==> flow/design.v <==
module vDFFE(clk, load, in, out);
  parameter n=1;
  input clk, load;
  input [n-1:0] in;
  output [n-1:0] out;
  reg [n-1:0] out;
  reg [n-1:0] vDFF_in;
  always@(*)
    vDFF_in = (load) ? in : out;
  always @(posedge clk)
    out <= vDFF_in;
endmodule
module shifter(in, shift, sout);
	input [15:0] in;
	input [1:0] shift;
	output reg [15:0] sout;
	always@(*) begin
		case(shift)
			2'b00: sout = in;
			2'b01: sout = in << 1;
			2'b10: sout = in >> 1;
			2'b11: begin
				sout = in >> 1;
				sout[15] = in[15];
			end
			default: sout = in;
		endcase
	end
endmodule
module ALU(Ain, Bin, ALUop, out, Z);
	input [15:0] Ain, Bin;
	input [1:0] ALUop;
	output reg Z;
	output reg [15:0] out;
	always@(*) begin
		casex(ALUop)
			2'b00: out = Ain + Bin;
			2'b01: out = Ain - Bin;
			2'b10: out = Ain & Bin;
			2'b11: out = ~Bin;
			default: out = 16'bxxxxxxxxxxxxxxxx;
		endcase
		Z = (out == 16'b0) ? 1'b1 : 1'b0;
	end
endmodule
module regfile(data_in, writenum, write, readnum, clk, data_out);
	input [15:0] data_in;
	input [2:0] writenum, readnum;
	input write, clk;
	output reg [15:0] data_out;
	reg [7:0] writenum_out, readnum_out;
	reg [15:0] R0, R1, R2, R3, R4, R5, R6, R7;
	always@(*) begin
		writenum_out = 8'b0;
		case(writenum)
			3'b000: writenum_out[0] = 1'b1;
			3'b001: writenum_out[1] = 1'b1;
			3'b010: writenum_out[2] = 1'b1;
			3'b011: writenum_out[3] = 1'b1;
			3'b100: writenum_out[4] = 1'b1;
			3'b101: writenum_out[5] = 1'b1;
			3'b110: writenum_out[6] = 1'b1;
			3'b111: writenum_out[7] = 1'b1;
			default: writenum_out = 8'b0;
		endcase
	end
	always@(posedge clk) begin
		if(write) begin
			case(writenum_out)
				8'b00000001: R0 <= data_in;
				8'b00000010: R1 <= data_in;
				8'b00000100: R2 <= data_in;
				8'b00001000: R3 <= data_in;
				8'b00010000: R4 <= data_in;
				8'b00100000: R5 <= data_in;
				8'b01000000: R6 <= data_in;
				8'b10000000: R7 <= data_in;
				default: {R0, R1, R2, R3, R4, R5, R6, R7} <= {8'b0, 8'b0, 8'b0, 8'b0, 8'b0, 8'b0, 8'b0, 8'b0};
			endcase
		end
	end
	always@(*) begin
		readnum_out = 8'b0;
		case(readnum)
			3'b000: readnum_out[0] = 1'b1;
			3'b001: readnum_out[1] = 1'b1;
			3'b010: readnum_out[2] = 1'b1;
			3'b011: readnum_out[3] = 1'b1;
			3'b100: readnum_out[4] = 1'b1;
			3'b101: readnum_out[5] = 1'b1;
			3'b110: readnum_out[6] = 1'b1;
			3'b111: readnum_out[7] = 1'b1;
			default: readnum_out = 8'b0;
		endcase
	end
	always@(*) begin
		case(readnum_out)
			8'b00000001: data_out = R0;
			8'b00000010: data_out = R1;
			8'b00000100: data_out = R2;
			8'b00001000: data_out = R3;
			8'b00010000: data_out = R4;
			8'b00100000: data_out = R5;
			8'b01000000: data_out = R6;
			8'b10000000: data_out = R7;
			default: data_out = 16'b0;
		endcase
	end
endmodule
module datapath(clk,readnum,vsel,loada,loadb,shift,asel,bsel,ALUop,loadc,loads,writenum,write,mdata,PC,sximm5,sximm8,Z_out,datapath_out);
  input clk;
  input [2:0] readnum, writenum;
  input [1:0] ALUop, shift;
  input write, loada, loadb, asel, bsel, loadc, loads;
  input [1:0] vsel;
  input [15:0] sximm5, sximm8, mdata;
  input [7:0] PC;
  output [15:0] datapath_out;
  output [2:0] Z_out;
  wire [15:0] data_out;
  wire [15:0] out;
  wire [15:0] sout;
  wire Z;
  wire [15:0] in;
  wire [15:0] in_loadA;
  wire [15:0] datapath_out;
  wire [2:0] Z_out;
  reg [15:0] data_in;
  reg [15:0] Ain;
  reg [15:0] Bin;
  reg [2:0] status_in;
  regfile REGFILE(.data_in(data_in),.writenum(writenum),.write(write),.readnum(readnum),.clk(clk),.data_out(data_out));
  ALU U2(.Ain(Ain),.Bin(Bin),.ALUop(ALUop),.out(out),.Z(Z));
  shifter U1(.in(in),.shift(shift),.sout(sout));
  always@(*)begin   
    case(vsel)
      2'b00: data_in = datapath_out;
      2'b01: data_in = {8'b0, PC};
      2'b10: data_in = sximm8;
      2'b11: data_in = mdata;
      default: data_in = 16'b0;
    endcase
  end
  always@(*)begin
    if(asel == 1'b1)  
      Ain = 16'b0000000000000000;
    else
      Ain = in_loadA;
  end
  always@(*)begin
    if(bsel == 1'b1)  
      Bin = sximm5;
    else
      Bin = sout;
  end
  always@(*) begin
    status_in[2] = (Ain[15]^Bin[15]) ? 0 : (out[15]^Ain[15]);
    status_in[1] = out[15];
    status_in[0] = Z;
  end
  vDFFE #(16) A(clk, loada, data_out, in_loadA);
  vDFFE #(16) B(clk, loadb, data_out, in);
  vDFFE #(16) C(clk, loadc, out, datapath_out);
  vDFFE #(3) STATUS(clk, loads, status_in, Z_out);
endmodule
module cpu(clk, reset, s, load, in, out, N, V, Z, w);
    input clk, reset, s, load;
    input [15:0] in;
    output [15:0] out;
    output reg N, V, Z, w;
    parameter Swait = 4'b0000, Sdecode = 4'b0001, SgetA = 4'b0010, SgetB = 4'b0011, Swrite = 4'b0100, Srewrite = 4'b0101, Salu = 4'b0110, Sshift = 4'b0111, Sloadout = 4'b1000;
    wire [15:0] decoder_in;
    reg [1:0] op, shift;
    reg [15:0] sximm5, sximm8;
    reg [2:0] opcode, readnum, writenum;
    reg [3:0] state;
    reg [2:0] nsel;
    reg [1:0] vsel;
    reg loada, loadb, asel, bsel, loadc, loads, write;
    wire [2:0] Z_out;
    vDFFE #(16) Instruct_Reg(clk, load, in, decoder_in);
    always@(*) begin
        op = decoder_in[12:11];
        sximm5 = { {11{decoder_in[4]}}, decoder_in[4:0] };
        sximm8 = { {8{decoder_in[7]}}, decoder_in[7:0] };
        shift = decoder_in[4:3];
        opcode = decoder_in[15:13];
    end
    always@(*)begin
       case(nsel)
            3'b001: begin
                readnum = decoder_in[2:0];
                writenum = decoder_in[2:0];
            end  
            3'b010: begin
                readnum = decoder_in[7:5];
                writenum = decoder_in[7:5];
            end  
            3'b100: begin
                readnum = decoder_in[10:8];
                writenum = decoder_in[10:8];
            end  
            default: {readnum, writenum} = 3'b0;
        endcase 
    end
    reg [3:0] state_t;
    reg w_t;
    reg [2:0] nsel_t;
    reg [1:0] vsel_t;
    reg loada_t, loadb_t, asel_t, bsel_t, loadc_t, loads_t, write_t;
    always @(posedge clk) begin
        {state_t, w_t, nsel_t, vsel_t} = {state, w, nsel, vsel};
        {loada_t, loadb_t, asel_t, bsel_t, loadc_t, loads_t, write_t} = {loada, loadb, asel, bsel, loadc, loads, write};
        if(reset == 1'b1) {w_t, state_t} = {1'b1, Swait};
        else begin
            case(state_t)
                Sdecode: begin
                    if(opcode == 3'b110 && op == 2'b10) {w_t, state_t} = {1'b0, Swrite};
                    else {w_t, state_t} = {1'b0, SgetA};
                end
                Swrite: state_t = Swait;
                Swait: begin 
                    state_t = (s == 1'b1) ? Sdecode : Swait;
                    w_t = ~s;
                end
                SgetA: state_t = SgetB;
                SgetB: begin
                    if(opcode == 3'b110 && op == 2'b0) state_t = Sshift;
                    else if(opcode == 3'b101) state_t = Salu;
                end
                Salu: state_t = Sloadout;
                Sshift: state_t = Sloadout;
                Sloadout: state_t = Srewrite;
                Srewrite: state_t = Swait;
                default: {state_t, w_t} = {Swait, 1'b1};
            endcase
        end
        case(state_t)
            SgetA: {nsel_t, loada_t, loadb_t} = {3'b100, 1'b1, 1'b0};
            SgetB: {nsel_t, loadb_t, loada_t} = {3'b001, 1'b1, 1'b0};
            Salu: {asel_t, bsel_t} = {1'b0, 1'b0};
            Sshift: {asel_t, bsel_t} = {1'b1, 1'b0};
            Sloadout: {loadc_t, loads_t} = {1'b1, 1'b1};
            Srewrite: {vsel_t, nsel_t, write_t} = {2'b0, 3'b010, 1'b1};
            Swrite: {vsel_t, nsel_t, write_t} = {2'b10, 3'b100, 1'b1};
            default: begin 
                {nsel_t, vsel_t} = {3'b0, 2'b0};
                {loada_t, loadb_t, loadc_t, loads_t, asel_t, bsel_t, write_t} = 1'b0;
            end
        endcase
        {state, w, nsel, vsel} <= {state_t, w_t, nsel_t, vsel_t};
        {loada, loadb, asel, bsel, loadc, loads, write} <= {loada_t, loadb_t, asel_t, bsel_t, loadc_t, loads_t, write_t};
    end
    datapath DP(
        .clk(clk), 
        .readnum(readnum), 
        .vsel(vsel), 
        .loada(loada), 
        .loadb(loadb), 
        .shift(shift),
        .asel(asel),
        .bsel(bsel),
        .ALUop(op),
        .loadc(loadc),
        .loads(loads),
        .writenum(writenum),
        .write(write),
        .mdata(16'b0),
        .PC(8'b0),
        .sximm5(sximm5),
        .sximm8(sximm8),
        .Z_out(Z_out),
        .datapath_out(out)
    );
    always @(*) begin
        V = Z_out[2];
        N = Z_out[1];
        Z = Z_out[0];
    end
endmodule
Lab notebook: cpu

### Reports on cpu

Tool output for the design above before and after an edit, in the order of the flow.
Lines under "before" count in the file above, lines under "after" in the edited file.
"change": "after" minus "before" as printed here. "relative change": 100 x difference / "before".
Operators carry their Yosys type and port widths (W data, S select, Z words).
Cell names lack the library's common part.
Not given: --

* top: cpu
* clock port: clk
* standard-cell library: sky130hd
* corner: tt_025C_1v80

### Diff

The edit as a unified diff against the file above.
A script made this edit. It changes what the design does and was not meant as an optimisation.

```diff
@@ -227,5 +227,5 @@
                 SgetB: begin
                     if(opcode == 3'b110 && op == 2'b0) state_t = Sshift;
-                    else if(opcode == 3'b101) state_t = Salu;
+                    else state_t = Salu;
                 end
                 Salu: state_t = Sloadout;
```

### Word level

Counts by Yosys on the flattened word-level netlist (proc, flatten, opt, wreduce; memories kept). Register bits leave out memories and registers merged into their read ports (data or address). Print and check cells are left out.
Memory sizes are those after Yosys's memory passes, which may raise the word count (mostly to a power of two), join words into wider ones and drop unused or constant bits.

Storage and ports
* output and inout bits: before 20, after 20, change 0, relative change 0.00%
* bits in registers: before 210, after 210, change 0, relative change 0.00%
* cells after elaboration: before 150, after 148, change -2, relative change -1.33%
* bits of input ports: before 20, after 20, change 0, relative change 0.00%
* memories kept: before 2, after 2, change 0, relative change 0.00%
* bits in read-only memories: before 128, after 128, change 0, relative change 0.00%

Memory list
* shape (words x width / read and write ports): before 8 x 8 bit 1R0W; 8 x 8 bit 1R0W, after 8 x 8 bit 1R0W; 8 x 8 bit 1R0W

Operators by class
* reductions and logical operators: before 35, after 35, change 0, relative change 0.00%
* equal/unequal tests: before 45, after 44, change -1, relative change -2.22%
* $add $sub $neg: before 2, after 2, change 0, relative change 0.00%
* muxes and demuxes: before 30, after 29, change -1, relative change -3.33%
* bitwise gates (word level): before 13, after 13, change 0, relative change 0.00%

Operators with widths
* $mux W4: before 3, after 1, change -2, relative change -66.67%
* $eq A3 B3 Y1 const B: before 3, after 2, change -1, relative change -33.33%
* $mux W1: before 2, after 3, change +1, relative change +50.00%
* $not A1 Y1: before 9, after 9, change 0, relative change 0.00%
* $reduce_or A7 Y1: before 9, after 9, change 0, relative change 0.00%
* $eq A4 B3 Y1 const B: before 8, after 8, change 0, relative change 0.00%
* $pmux W16 S2: before 8, after 8, change 0, relative change 0.00%
* $reduce_and A2 Y1: before 8, after 8, change 0, relative change 0.00%
* $eq A2 B2 Y1 const B: before 6, after 6, change 0, relative change 0.00%
* $reduce_or A2 Y1: before 6, after 6, change 0, relative change 0.00%
* $pmux W1 S2: before 5, after 5, change 0, relative change 0.00%
* $eq A4 B2 Y1 const B: before 4, after 4, change 0, relative change 0.00%
* $eq A2 B1 Y1 const B: before 3, after 3, change 0, relative change 0.00%
* $logic_not A2 Y1: before 3, after 3, change 0, relative change 0.00%
* $reduce_or A5 Y1: before 3, after 3, change 0, relative change 0.00%
* $eq A4 B4 Y1 const B: before 2, after 2, change 0, relative change 0.00%
* $eq A8 B1 Y1 const B: before 2, after 2, change 0, relative change 0.00%
* $eq A8 B2 Y1 const B: before 2, after 2, change 0, relative change 0.00%
* $eq A8 B3 Y1 const B: before 2, after 2, change 0, relative change 0.00%
* $eq A8 B4 Y1 const B: before 2, after 2, change 0, relative change 0.00%
* $eq A8 B5 Y1 const B: before 2, after 2, change 0, relative change 0.00%
* $eq A8 B6 Y1 const B: before 2, after 2, change 0, relative change 0.00%
* $eq A8 B7 Y1 const B: before 2, after 2, change 0, relative change 0.00%
* $eq A8 B8 Y1 const B: before 2, after 2, change 0, relative change 0.00%
* $logic_and A1 B1 Y1: before 2, after 2, change 0, relative change 0.00%
* $pmux W1 S3: before 2, after 2, change 0, relative change 0.00%
* $xor A1 B1 Y1: before 2, after 2, change 0, relative change 0.00%
* $add A16 B16 Y16: before 1, after 1, change 0, relative change 0.00%

Not every row of either side is listed.

### Longest topological paths

Longest topological path by Yosys (ltp), each cell counted once; first at word level (registers and memories cut), then after technology mapping (sequential cells cut; the memories' decode and read muxes count).

Logic depth
* word-level depth: before 8, after 8, change 0, relative change 0.00%
* ABC_AREA: before 0, after 0
* depth in mapped cells: before 20, after 21, change +1, relative change +5.00%
* depth with buffers taken out: before 18, after 20, change +2, relative change +11.11%

### Synthesis result

The flow's flattened synthesis, as Yosys stat reports it; memories are mapped. The netlist is that of the ABC_AREA named above (0 if unset); the other value can give another one.

Synthesis totals
* mapped flip-flops: before 213, after 213, change 0, relative change 0.00%
* synthesis area (µm²): before 10425.0, after 10334.9, change -90.1, relative change -0.86%
* mapped cells: before 926, after 927, change +1, relative change +0.11%

Cell types
* nand2_1: before 83, after 100, change +17, relative change +20.48%
* nor2b_1: before 34, after 18, change -16, relative change -47.06%
* a21oi_1: before 65, after 50, change -15, relative change -23.08%
* mux2i_1: before 31, after 16, change -15, relative change -48.39%
* o21ai_0: before 48, after 38, change -10, relative change -20.83%
* a22oi_1: before 26, after 35, change +9, relative change +34.62%
* a221oi_1: before 3, after 11, change +8, relative change +266.67%
* nor2_1: before 169, after 163, change -6, relative change -3.55%
* o21bai_1: before 6, after 0, change -6, relative change -100.00%
* xnor2_1: before 16, after 11, change -5, relative change -31.25%
* inv_1: before 13, after 18, change +5, relative change +38.46%
* and2_1: before 8, after 13, change +5, relative change +62.50%
* a222oi_1: before 5, after 0, change -5, relative change -100.00%
* buf_6: before 5, after 0, change -5, relative change -100.00%
* mux2_2: before 5, after 0, change -5, relative change -100.00%
* a31oi_1: before 4, after 9, change +5, relative change +125.00%
* a211oi_1: before 4, after 8, change +4, relative change +100.00%
* a22o_1: before 2, after 6, change +4, relative change +200.00%

Not every row of either side is listed.
The figures by module come from a second, unflattened synthesis with its own total; it is not the netlist above.

Second synthesis, totals
* cells (unflattened synthesis): before 889, after 883, change -6, relative change -0.67%
* area total of the unflattened synthesis (µm²): before 11649.9, after 11574.9, change -75.0, relative change -0.64%

Each row is one instance without its submodules.

Modules, before
* regfile: cells 341, times used 1, area 5870.6 µm²
* vDFFE (n=16): cells 16, times used 4, area 480.5 µm²
* ALU: cells 232, times used 1, area 1636.6 µm²
* cpu: cells 97, times used 1, area 967.2 µm²
* datapath: cells 77, times used 1, area 723.2 µm²
* shifter: cells 75, times used 1, area 440.4 µm²
* vDFFE (n=3): cells 3, times used 1, area 90.1 µm²

Modules, after
* regfile: cells 341, times used 1, area 5870.6 µm²
* vDFFE (n=16): cells 16, times used 4, area 480.5 µm²
* ALU: cells 232, times used 1, area 1636.6 µm²
* cpu: cells 91, times used 1, area 892.1 µm²
* datapath: cells 77, times used 1, area 723.2 µm²
* shifter: cells 75, times used 1, area 440.4 µm²
* vDFFE (n=3): cells 3, times used 1, area 90.1 µm²

### Worst setup path after synthesis

Path of least setup slack by OpenSTA after synthesis, without wires, with an ideal clock, recovery checks aside; 20% of the period is set as input and as output delay. Where synthesis merged equal registers, the netlist keeps one of their names.

Timing path post-synthesis
* kind: before register to register, after register to register
* start: before reg Instruct_Reg.out[3], after reg Instruct_Reg.out[3]
* end: before reg DP.STATUS.out[0], after reg DP.STATUS.out[0]
* stages: before 20, after 21, change +1, relative change +5.00%
* required time (ns): before 7.866, after 7.744, change -0.122, relative change -1.55%
* period (ns): before 8.0, after 8.0, change 0.0, relative change 0.00%
* slack (ns): before 3.988, after 3.387, change -0.601
* data arrival time (ns): before 3.878, after 4.357, change +0.479, relative change +12.35%
* path buffers: before 1, after 2, change +1, relative change +100.00%
* delay of the path (ns): before 4.012, after 4.613, change +0.601, relative change +14.98%
* synthesis period reached (ns): before 4.012, after 4.613, change +0.601, relative change +14.98%

"delay of the path" is the arrival time less input delay plus setup time.
"stages": output pins that drive a net of the path, with the launching flip-flop's if there is one; two outputs of one cell count as two.
"synthesis period reached" is the clock period less the worst setup slack; recovery checks do not enter. This is arithmetic on one report: input and output delays are still those of the set period (20% each).
The rows between start and end are the longest chain of elaborated cells between them; the timing report does not say that the signal goes this way. Where chains are equally long, one stands for them.
A line is the first line of the expression or statement that the cell stems from. Yosys adds cells for indexed reads and writes and turns some case tables into memories.

Between the ends, post-synthesis, before:
* path through: edfxtp_1 inv_1 ha_1 buf_6 o21ai_0 o21ai_1 inv_1 ha_1 a31oi_1 nor2_1 xor2_1 ha_1 and3_1 o211ai_1 nor2b_1 o31ai_1 nand2b_1 mux2i_1 or3_1 and4bb_1
* length of the longest elaborated chain: 7
* elaborated cells between the ends (all ways): 15
* source lines of those cells: 7
* classes of those cells: add/sub: 2; eq/ne: 3; mux: 4; logic: 2; reduce/logical: 4

Ends and longest elaborated chain, post-synthesis, before
* start, declared: RTL line 5 `output [n-1:0] out;`
* start, assigned: RTL line 11 `out <= vDFF_in;`
* $eq A2 B2 Y1: RTL line 18 `case(shift)`
* $reduce_or A2 Y1
* $pmux W15 S3: RTL line 18
* $sub A16 B16 Y16: RTL line 38 `2'b01: out = Ain - Bin;`
* $pmux W16 S4: RTL line 36 `casex(ALUop)`
* $logic_not A16 Y1: RTL line 43 `Z = (out == 16'b0) ? 1'b1 : 1'b0;`
* $mux W1: RTL line 43
* end, assigned: RTL line 11
* end, declared: RTL line 5

Some nets on the timed path still bear RTL names; the line given drives or declares the net.

Named nets, post-synthesis, before (RTL line)
* DP.C.in[15]: 36

Between the ends, post-synthesis, after:
* path through: edfxtp_1 inv_1 ha_1 buf_2 buf_4 o21a_1 ha_1 nand2_1 or3b_1 or3_4 o31ai_4 xor2_1 ha_1 and3_1 nand2_1 a211oi_1 o41ai_2 o21ai_0 xnor2_1 a21o_1 and4b_1
* length of the longest elaborated chain: 7
* elaborated cells between the ends (all ways): 15
* source lines of those cells: 7
* classes of those cells: add/sub: 2; eq/ne: 3; mux: 4; logic: 2; reduce/logical: 4

Ends and longest elaborated chain, post-synthesis, after
* start, declared: RTL line 5 `output [n-1:0] out;`
* start, assigned: RTL line 11 `out <= vDFF_in;`
* $eq A2 B2 Y1: RTL line 18 `case(shift)`
* $reduce_or A2 Y1
* $pmux W15 S3: RTL line 18
* $sub A16 B16 Y16: RTL line 38 `2'b01: out = Ain - Bin;`
* $pmux W16 S4: RTL line 36 `casex(ALUop)`
* $logic_not A16 Y1: RTL line 43 `Z = (out == 16'b0) ? 1'b1 : 1'b0;`
* $mux W1: RTL line 43
* end, assigned: RTL line 11
* end, declared: RTL line 5

Named nets, post-synthesis, after (RTL line)
* DP.C.in[15]: 36

### Timing after layout

Path of least setup slack in the final report of the runs of pair A (OpenROAD, finished layout, wires in). Where an end is a register, its clock arrival counts in the times.

Timing path post-layout
* kind: before register to register, after register to register
* start: before reg Instruct_Reg.out[4], after reg Instruct_Reg.out[3]
* end: before reg DP.STATUS.out[0], after reg DP.STATUS.out[0]
* required time (ns): before 8.37, after 8.28, change -0.09, relative change -1.08%
* slack (ns): before 3.00, after 2.61, change -0.39
* stages: before 18, after 20, change +2, relative change +11.11%
* period (ns): before 8.0, after 8.0, change 0.0, relative change 0.00%
* data arrival time (ns): before 5.38, after 5.67, change +0.29, relative change +5.39%
* path buffers: before 0, after 0, change 0

The rows between start and end are the longest chain of elaborated cells between them; the timing report does not say that the signal goes this way. Where chains are equally long, one stands for them.

Between the ends, post-layout, before:
* path through: edfxtp_1 inv_1 ha_1 inv_1 a2bb2oi_1 nor3_2 and3_1 a21oi_1 xnor2_1 ha_1 and3_1 o211ai_1 nor2b_1 o31ai_1 nand2b_1 mux2i_1 or3_1 and4bb_1
* length of the longest elaborated chain: 7
* elaborated cells between the ends (all ways): 15
* source lines of those cells: 7
* classes of those cells: add/sub: 2; eq/ne: 3; mux: 4; logic: 2; reduce/logical: 4

Ends and longest elaborated chain, post-layout, before
* start, declared: RTL line 5 `output [n-1:0] out;`
* start, assigned: RTL line 11 `out <= vDFF_in;`
* $eq A2 B2 Y1: RTL line 18 `case(shift)`
* $reduce_or A2 Y1
* $pmux W15 S3: RTL line 18
* $sub A16 B16 Y16: RTL line 38 `2'b01: out = Ain - Bin;`
* $pmux W16 S4: RTL line 36 `casex(ALUop)`
* $logic_not A16 Y1: RTL line 43 `Z = (out == 16'b0) ? 1'b1 : 1'b0;`
* $mux W1: RTL line 43
* end, assigned: RTL line 11
* end, declared: RTL line 5

Some nets on the timed path still bear RTL names; the line given drives or declares the net.

Named nets, post-layout, before (RTL line)
* DP.C.in[15]: 36

Between the ends, post-layout, after:
* path through: edfxtp_1 inv_1 ha_1 nand2b_1 o21ai_1 ha_1 nand2_1 or3b_1 or3_4 o31ai_4 xor2_1 ha_1 and3_1 nand2_1 a211oi_1 o41ai_2 o21ai_0 xnor2_1 a21o_1 and4b_1
* length of the longest elaborated chain: 7
* elaborated cells between the ends (all ways): 15
* source lines of those cells: 7
* classes of those cells: add/sub: 2; eq/ne: 3; mux: 4; logic: 2; reduce/logical: 4

Ends and longest elaborated chain, post-layout, after
* start, declared: RTL line 5 `output [n-1:0] out;`
* start, assigned: RTL line 11 `out <= vDFF_in;`
* $eq A2 B2 Y1: RTL line 18 `case(shift)`
* $reduce_or A2 Y1
* $pmux W15 S3: RTL line 18
* $sub A16 B16 Y16: RTL line 38 `2'b01: out = Ain - Bin;`
* $pmux W16 S4: RTL line 36 `casex(ALUop)`
* $logic_not A16 Y1: RTL line 43 `Z = (out == 16'b0) ? 1'b1 : 1'b0;`
* $mux W1: RTL line 43
* end, assigned: RTL line 11
* end, declared: RTL line 5

Named nets, post-layout, after (RTL line)
* DP.C.in[15]: 36

### Layout results

Runs of the flow (Yosys, OpenROAD) on both versions; the two runs of a pair have the same settings. The constraints put input and output delay at 20% of the set period each and load the outputs with 0.01 pF.

Flow settings, pair A:
* CORE_UTILIZATION: 40
* period_ns: 8.0
* CAP_MARGIN: 20
* CORE_MARGIN: 2
* SLEW_MARGIN: 20

Final reports, pair A
* area of the synthesized netlist (µm²): before 10425.0, after 10334.9, change -90.1, relative change -0.86%
* worst hold slack in the final report (ns): before 0.450, after 0.447, change -0.003
* utilization in the final report (%): before 46.1, after 46.9, change +0.8
* die size (µm²): before 27370.4, after 27139.3, change -231.1, relative change -0.84%
* standard-cell area after layout (µm²): before 11907.7, after 11851.4, change -56.3, relative change -0.47%
* worst setup slack after layout (ns): before 2.995, after 2.610, change -0.385
* final setup TNS (ns): before 0.000, after 0.000, change 0.000
* clock period reached (ns): before 5.005, after 5.390, change +0.385, relative change +7.69%

Flow settings, pair B:
* ABC_AREA: 1
* CORE_MARGIN: 5
* CORE_UTILIZATION: 22
* CTS_CLUSTER_DIAMETER: 134
* PLACE_DENSITY_LB_ADDON: 0.06
* SETUP_SLACK_MARGIN: 0.68
* period_ns: 8.13
* CAP_MARGIN: 20
* SLEW_MARGIN: 20

Final reports, pair B
* area of the synthesized netlist (µm²): before 10194.8, after 10193.5, change -1.3, relative change -0.01%
* worst hold slack in the final report (ns): before 0.451, after 0.439, change -0.012
* utilization in the final report (%): before 26.9, after 26.7, change -0.2
* die size (µm²): before 50744.3, after 50739.8, change -4.5, relative change -0.01%
* standard-cell area after layout (µm²): before 12278.0, after 12172.9, change -105.1, relative change -0.86%
* worst setup slack after layout (ns): before 3.543, after 3.657, change +0.114
* final setup TNS (ns): before 0.000, after 0.000, change 0.000
* clock period reached (ns): before 4.587, after 4.473, change -0.114, relative change -2.49%

By "clock period reached" is meant the clock period of the run minus its worst setup slack. This is arithmetic on one report: input and output delays are still those of the set period (20% each).
